==> flow/design.v <==
`timescale 1ns / 1ps
module SelectionOfAvatar(
	input [1:0] mode,
	input [5:0] userID,
	input [1:0] candidate,  
	input CLK,
	input rst,  
	output reg [1:0] ballotBoxId,
	output reg [5:0] numberOfRegisteredVoters,
	output reg [5:0] numberOfVotesWinner,  
	output reg [1:0] WinnerId,
	output reg AlreadyRegistered,
	output reg AlreadyVoted,
	output reg NotRegistered,
	output reg VotingHasNotStarted,
	output reg RegistrationHasEnded
	);
    reg [5:0] registered [0:63];
    reg [5:0] voted [0:63];
    integer i, clock, registeredNum, votedNum;
    integer airV, fireV, waterV, earthV;
	always @(posedge CLK)
	begin
	if (rst) begin
        clock = 0;
		registeredNum = 0;
		votedNum = 0;
		airV = 0;
		fireV = 0;
		waterV = 0;
		earthV = 0;
		for(i=0; i<64; i = i+1) begin
            registered[i]=6'b000000;
            voted[i]=6'b000000;
        end
        ballotBoxId =0;
        numberOfRegisteredVoters=0;
        numberOfVotesWinner=0;
        WinnerId=0;
        AlreadyRegistered=0;
        AlreadyVoted=0;
        NotRegistered=0;
        VotingHasNotStarted=0;
        RegistrationHasEnded=0;
	end
	else begin
		clock=clock+1;
        ballotBoxId =0;
        numberOfRegisteredVoters=0;
        numberOfVotesWinner=0;
        WinnerId=0;
        AlreadyRegistered=0;
        AlreadyVoted=0;
        NotRegistered=0;
        VotingHasNotStarted=0;
        RegistrationHasEnded=0;
        if(clock<=100) begin
            ballotBoxId=userID[5:4];
            if(mode==1) begin
                VotingHasNotStarted=1;
            end
            if(mode==0) begin
                if(registered[userID]==0) begin
                    registered[userID]=1;
                    ballotBoxId=userID[5:4];
                    registeredNum=registeredNum+1;
                end
                else begin 
                    AlreadyRegistered=1;
                    ballotBoxId=userID[5:4];
                end
            end
            numberOfRegisteredVoters=registeredNum;
        end
        else if(clock<=200) begin
            ballotBoxId=userID[5:4];
            numberOfRegisteredVoters=registeredNum;
            if(mode==0) begin
                RegistrationHasEnded=1;
            end
            if(mode==1) begin
                if(registered[userID]==1) begin
                    if(voted[userID]==0)begin
                        voted[userID]=1;
                        if(candidate==0)begin
                            airV=airV+1;
                        end
                        if(candidate==1)begin
                            fireV=fireV+1;
                        end
                        if(candidate==2)begin
                            waterV=waterV+1;
                        end
                        if(candidate==3)begin
                            earthV=earthV+1;
                        end
                    end 
                    else begin
                        AlreadyVoted=1;
                    end   
                end
                else begin
                    NotRegistered=1;
                end
            end    
        end
        else if(clock>200) begin
            numberOfRegisteredVoters=registeredNum;
            numberOfVotesWinner=airV;
            WinnerId=2'b0;
            if (fireV > numberOfVotesWinner) begin
				numberOfVotesWinner = fireV;
				WinnerId = 2'b01;
			end
			if (waterV > numberOfVotesWinner) begin
				numberOfVotesWinner = waterV;
				WinnerId = 2'b10;
			end
			if (earthV> numberOfVotesWinner) begin
				numberOfVotesWinner = earthV;
				WinnerId = 2'b11;
			end
        end
	end
	end
endmodule
* Step by step through the tools: SelectionOfAvatar
What the tools print for SelectionOfAvatar, step after step.
Line numbers count from 1 in the design file above.
Cell names lack the library's common part.
A cell with - has no value.
- Top module :: SelectionOfAvatar
- Clock :: CLK
- Standard-cell library :: sky130hd
- Library corner :: tt_025C_1v80

* Word level
Source: Yosys, flattened and elaborated. Widths are those after wreduce. Registers that Yosys merges into a memory's read port (data or address) are not register bits. Print and check cells do not count. Equal cells are merged and count once.
- Register bits :: 981
- Input bits :: 12
- Output and inout port bits :: 21
- Cells after elaboration :: 606
- $add $sub $neg :: 6
- Order comparisons :: 6
- Eq/ne operators :: 68
- Multiplexer cells :: 104
- Bitwise logic cells :: 70
- Reduce/logical cells :: 208
** Operators by type and width (number)
- 63-bit OR reduction :: 64
- 6-bit case mux with 64-bit select :: 2
- 6-bit 2-to-1 mux :: 92
- 6-bit AND reduction :: 68
- 4-bit AND reduction :: 64
- 32-bit by 2-bit adder with 32-bit output (second input constant) :: 6
- 6-bit equality test (second input constant) :: 32
- 32-bit by 6-bit greater-than comparator with 1-bit output :: 3
- 6-bit by 5-bit equality test with 1-bit output (second input constant) :: 16
- 1-bit inverter :: 70
- 6-bit by 4-bit equality test with 1-bit output (second input constant) :: 8
- 32-bit by 8-bit less-or-equal comparator with 1-bit output (second input constant) :: 1
- 32-bit by 9-bit greater-than comparator with 1-bit output (second input constant) :: 1
- 32-bit by 9-bit less-or-equal comparator with 1-bit output (second input constant) :: 1
- 6-bit by 3-bit equality test with 1-bit output (second input constant) :: 4
- 6-bit logical NOT :: 3
- 6-bit by 1-bit equality test with 1-bit output (second input constant) :: 2
- 6-bit by 2-bit equality test with 1-bit output (second input constant) :: 2
- 4-bit OR reduction :: 2
- 2-bit 2-to-1 mux :: 4
- 3-bit OR reduction :: 2
- 1-bit 2-to-1 mux :: 6
- 5-bit OR reduction :: 1
- 2-bit by 1-bit equality test with 1-bit output (second input constant) :: 2
- 2-bit equality test (second input constant) :: 2
- 2-bit logical NOT :: 2
- 3-bit AND reduction :: 1
- 2-bit OR reduction :: 1

* Logic depth
Yosys ltp: most cells in a row. Word level: on the elaborated netlist, between registers, memories and ports. Mapped: between sequential cells and ports; inverters and the memories' decode and read muxes count.
- Depth after elaboration :: 14
- ABC_AREA :: 1
- Mapped depth :: 32
- Depth with buffers taken out :: 31

* After synthesis
Source: synth_stat.txt of the flow (Yosys; design flattened, memories mapped). It holds for the ABC_AREA given above (unset counts as 0); a run with the other value may have another netlist.
Totals and module areas in this step are rounded.
** Cell types
- dfxtp_1 :: number 289, total area 5.79E+03 um^2
- nand2_1 :: number 842, total area 3.16E+03 um^2
- nor2_1 :: number 280, total area 1.05E+03 um^2
- a21oi_1 :: number 194, total area 970.931 um^2
- nand4_1 :: number 149, total area 932.144 um^2
- inv_1 :: number 216, total area 810.778 um^2
- xor2_1 :: number 85, total area 744.464 um^2
- ha_1 :: number 25, total area 312.8 um^2
- nor3_1 :: number 58, total area 290.278 um^2
- nand3_1 :: number 54, total area 270.259 um^2
- nor4_1 :: number 40, total area 250.24 um^2
- clkbuf_1 :: number 47, total area 176.419 um^2
- buf_2 :: number 34, total area 170.163 um^2
- xnor2_1 :: number 15, total area 131.376 um^2
- buf_6 :: number 10, total area 112.608 um^2
- o21ai_0 :: number 20, total area 100.096 um^2
- nor2_4 :: number 7, total area 78.826 um^2
- nand3b_1 :: number 7, total area 52.55 um^2
Other cell types: 19; their cells: 45.
- Cells in the netlist :: 2417
- Mapped area :: 16000 um^2
- Area of sequential cells :: 5800 um^2
- Flip-flops :: 289
- Buffer cells :: 92

* Path before layout
OpenSTA on the mapped netlist: ideal clock, no wires. The path of least setup slack (recovery checks aside). Input and output delay are each 20% of the period. Register names are those of the netlist, which keeps one name where synthesis merged equal registers.
- Path type :: register to register
- Start point :: register fireV[20]
- End point :: register numberOfVotesWinner[5]
- Period :: 6.0 ns
- Setup time :: 0.124 ns
- Time at the first pin :: 0.000 ns
- Arrival :: 4.410 ns
- Data required time :: 5.876 ns
- Slack :: 1.465 ns
- Path delay :: 4.534 ns
- Driving pins on the path :: 27
- Buffers on the path :: 1
- Period reached after synthesis :: 4.535 ns
"path delay" = arrival - input delay + setup time.
"driving pins on the path": output pins that drive a net of the path, with the launching flip-flop's if there is one; two outputs of one cell count as two.
"period reached after synthesis" is the clock period less the worst setup slack; recovery checks do not enter. This is arithmetic on one report: input and output delays are still those of the set period (20% each).
The rows between start and end are the longest chain of elaborated cells between them; the timing report does not say that the signal goes this way. Where chains are equally long, one stands for them.
A line is the first line of the expression or statement that the cell stems from. Yosys adds cells for indexed reads and writes and turns some case tables into memories.
A register here has more assigning lines than the two given.
- Cell sequence :: dfxtp_1 -> or4_1 -> nor4_1 -> nand2_1 -> clkbuf_1 -> o21ai_0 -> inv_1 -> ha_1 -> nand2_1 -> inv_1 -> a221oi_1 -> o21ai_0 -> a21oi_1 -> inv_1 -> nand2_1 -> nand2_1 -> ha_1 -> inv_1 -> nor2_1 -> o21a_1 -> o21a_1 -> o21ai_0 -> nand4_1 -> nand2_1 -> inv_1 -> nand2_1 -> a21oi_1
- Length of the longest elaborated chain :: 14
- Elaborated cells on any way between the ends :: 14
- Source lines of those cells :: 7
- Those cells by class :: 3 x compare; 11 x mux
** Ends and longest elaborated chain, post-synthesis
- from (decl) :: RTL line 21 : integer airV, fireV, waterV, earthV;
- from (assign) :: RTL line 29 : fireV = 0;
- from (assign) :: RTL line 89 : fireV=fireV+1;
- 32-bit by 6-bit greater-than comparator with 1-bit output :: RTL line 111 : if (fireV > numberOfVotesWinner) begin
- 6-bit 2-to-1 mux :: RTL line 111
- 6-bit 2-to-1 mux :: RTL line 107 : else if(clock>200) begin
- 6-bit 2-to-1 mux :: RTL line 75 : else if(clock<=200) begin
- 6-bit 2-to-1 mux :: RTL line 57 : if(clock<=100) begin
- 6-bit 2-to-1 mux :: RTL line 24 : if (rst) begin
- 32-bit by 6-bit greater-than comparator with 1-bit output :: RTL line 115 : if (waterV > numberOfVotesWinner) begin
- 6-bit 2-to-1 mux :: RTL line 115
- 6-bit 2-to-1 mux :: RTL line 107
- 6-bit 2-to-1 mux :: RTL line 75
- 6-bit 2-to-1 mux :: RTL line 57
- 6-bit 2-to-1 mux :: RTL line 24
- 32-bit by 6-bit greater-than comparator with 1-bit output :: RTL line 119 : if (earthV> numberOfVotesWinner) begin
- 6-bit 2-to-1 mux :: RTL line 119
- to (assign) :: RTL line 116 : numberOfVotesWinner = waterV;
- to (assign) :: RTL line 120 : numberOfVotesWinner = earthV;
- to (decl) :: RTL line 10 : output reg [5:0] numberOfVotesWinner,

* Timing after layout
Path of least setup slack in the final report of run 1 (OpenROAD, finished layout, wires in). Where an end is a register, its clock arrival counts in the times.
- Path type :: register to register
- Start point :: register fireV[20]
- End point :: register numberOfVotesWinner[4]
- Period :: 6.0 ns
- Setup time :: 0.13 ns
- Time at the first pin :: 0.51 ns
- Arrival :: 5.92 ns
- Data required time :: 6.39 ns
- Slack :: 0.47 ns
- Driving pins on the path :: 26
- Buffers on the path :: 0
The rows between start and end are the longest chain of elaborated cells between them; the timing report does not say that the signal goes this way. Where chains are equally long, one stands for them.
A register here has more assigning lines than the two given.
- Cell sequence :: dfxtp_1 -> or4_1 -> nor4_1 -> nand2_1 -> o21ai_0 -> inv_1 -> ha_1 -> nand2_1 -> inv_1 -> a221oi_1 -> o21ai_0 -> a21oi_1 -> inv_1 -> nand2_1 -> nand2_1 -> ha_1 -> inv_1 -> nor2_1 -> o21a_1 -> o21a_1 -> o21ai_0 -> nand4_1 -> nand2_1 -> inv_1 -> nand2_1 -> a21oi_1
- Length of the longest elaborated chain :: 14
- Elaborated cells on any way between the ends :: 14
- Source lines of those cells :: 7
- Those cells by class :: 3 x compare; 11 x mux
** Ends and longest elaborated chain, after layout
- from (decl) :: RTL line 21 : integer airV, fireV, waterV, earthV;
- from (assign) :: RTL line 29 : fireV = 0;
- from (assign) :: RTL line 89 : fireV=fireV+1;
- 32-bit by 6-bit greater-than comparator with 1-bit output :: RTL line 111 : if (fireV > numberOfVotesWinner) begin
- 6-bit 2-to-1 mux :: RTL line 111
- 6-bit 2-to-1 mux :: RTL line 107 : else if(clock>200) begin
- 6-bit 2-to-1 mux :: RTL line 75 : else if(clock<=200) begin
- 6-bit 2-to-1 mux :: RTL line 57 : if(clock<=100) begin
- 6-bit 2-to-1 mux :: RTL line 24 : if (rst) begin
- 32-bit by 6-bit greater-than comparator with 1-bit output :: RTL line 115 : if (waterV > numberOfVotesWinner) begin
- 6-bit 2-to-1 mux :: RTL line 115
- 6-bit 2-to-1 mux :: RTL line 107
- 6-bit 2-to-1 mux :: RTL line 75
- 6-bit 2-to-1 mux :: RTL line 57
- 6-bit 2-to-1 mux :: RTL line 24
- 32-bit by 6-bit greater-than comparator with 1-bit output :: RTL line 119 : if (earthV> numberOfVotesWinner) begin
- 6-bit 2-to-1 mux :: RTL line 119
- to (assign) :: RTL line 116 : numberOfVotesWinner = waterV;
- to (assign) :: RTL line 120 : numberOfVotesWinner = earthV;
- to (decl) :: RTL line 10 : output reg [5:0] numberOfVotesWinner,

==> results <==
4 stored runs of SelectionOfAvatar in the flow (synthesis by Yosys, layout by OpenROAD, sky130hd cells), in arbitrary order. Constraints: input delay and output delay 20% of the set period each, output load 0.01 pF.
By "critical setup path time" is meant the share of the clock period that the worst setup path is allowed (20% is reserved at inputs, 20% at outputs), minus its slack. Clock arrival times at its registers enter into it.
By "power consumption" is meant OpenSTA's value without simulated activity: inputs other than the clock are taken to toggle once in ten clock periods, and the tool carries that through the logic.
The results are shown rounded.

** Run 1
- Settings :: ABC_AREA=1; CELL_PAD_IN_SITES_GLOBAL_PLACEMENT=1; CORE_ASPECT_RATIO=0.83; CORE_MARGIN=8; CTS_CLUSTER_SIZE=24; GPL_ROUTABILITY_DRIVEN=0; MIN_ROUTING_LAYER=met1; PLACE_DENSITY_LB_ADDON=0.15; SETUP_SLACK_MARGIN=-0.12; SLEW_MARGIN=25; period_ns=6.0; CAP_MARGIN=20; CORE_UTILIZATION=40
- Smallest setup slack :: 0.47 ns
- Standard-cell area after routing :: 18,000 um^2
- Utilization :: 45 %
- Final setup TNS :: 0.000 ns
- Power consumption :: 4.3 mW
- Area inside the die boundary :: 46,000 um^2
- Critical setup path time :: 5.53 ns
- Critical path type :: register to register
- Worst-case hold slack :: 0.45 ns
- Yosys chip area after synthesis :: 16,000 um^2

** Run 2
- Settings :: CAP_MARGIN=40; CELL_PAD_IN_SITES_DETAIL_PLACEMENT=1; CORE_ASPECT_RATIO=1.34; CORE_UTILIZATION=62; CTS_CLUSTER_DIAMETER=229; SLEW_MARGIN=10; period_ns=6.0; CORE_MARGIN=2
- Smallest setup slack :: 0.058 ns
- Standard-cell area after routing :: 16,000 um^2
- Utilization :: 70 %
- Final setup TNS :: 0.000 ns
- Power consumption :: 4.0 mW
- Area inside the die boundary :: 25,000 um^2
- Critical setup path time :: 5.94 ns
- Critical path type :: register to register
- Worst-case hold slack :: 0.46 ns
- Yosys chip area after synthesis :: 15,000 um^2

** Run 3
- Settings :: CORE_UTILIZATION=45; period_ns=5.71; CAP_MARGIN=20; CORE_MARGIN=2; SLEW_MARGIN=20
- Smallest setup slack :: 0.41 ns
- Standard-cell area after routing :: 17,000 um^2
- Utilization :: 52 %
- Final setup TNS :: 0.000 ns
- Power consumption :: 4.6 mW
- Area inside the die boundary :: 35,000 um^2
- Critical setup path time :: 4.15 ns
- Critical path type :: input to register
- Worst-case hold slack :: 0.45 ns
- Yosys chip area after synthesis :: 15,000 um^2

** Run 4
- Settings :: ABC_AREA=1; CAP_MARGIN=40; CELL_PAD_IN_SITES_DETAIL_PLACEMENT=0; CORE_ASPECT_RATIO=1.34; CORE_UTILIZATION=35; CTS_CLUSTER_DIAMETER=328; GPL_ROUTABILITY_DRIVEN=1; GPL_TIMING_DRIVEN=0; MIN_ROUTING_LAYER=met2; SLEW_MARGIN=10; TNS_END_PERCENT=30; period_ns=7.27; CORE_MARGIN=2
- Smallest setup slack :: 1.2 ns
- Standard-cell area after routing :: 18,000 um^2
- Utilization :: 40 %
- Final setup TNS :: 0.000 ns
- Power consumption :: 3.4 mW
- Area inside the die boundary :: 47,000 um^2
- Critical setup path time :: 6.09 ns
- Critical path type :: register to register
- Worst-case hold slack :: 0.45 ns
- Yosys chip area after synthesis :: 16,000 um^2
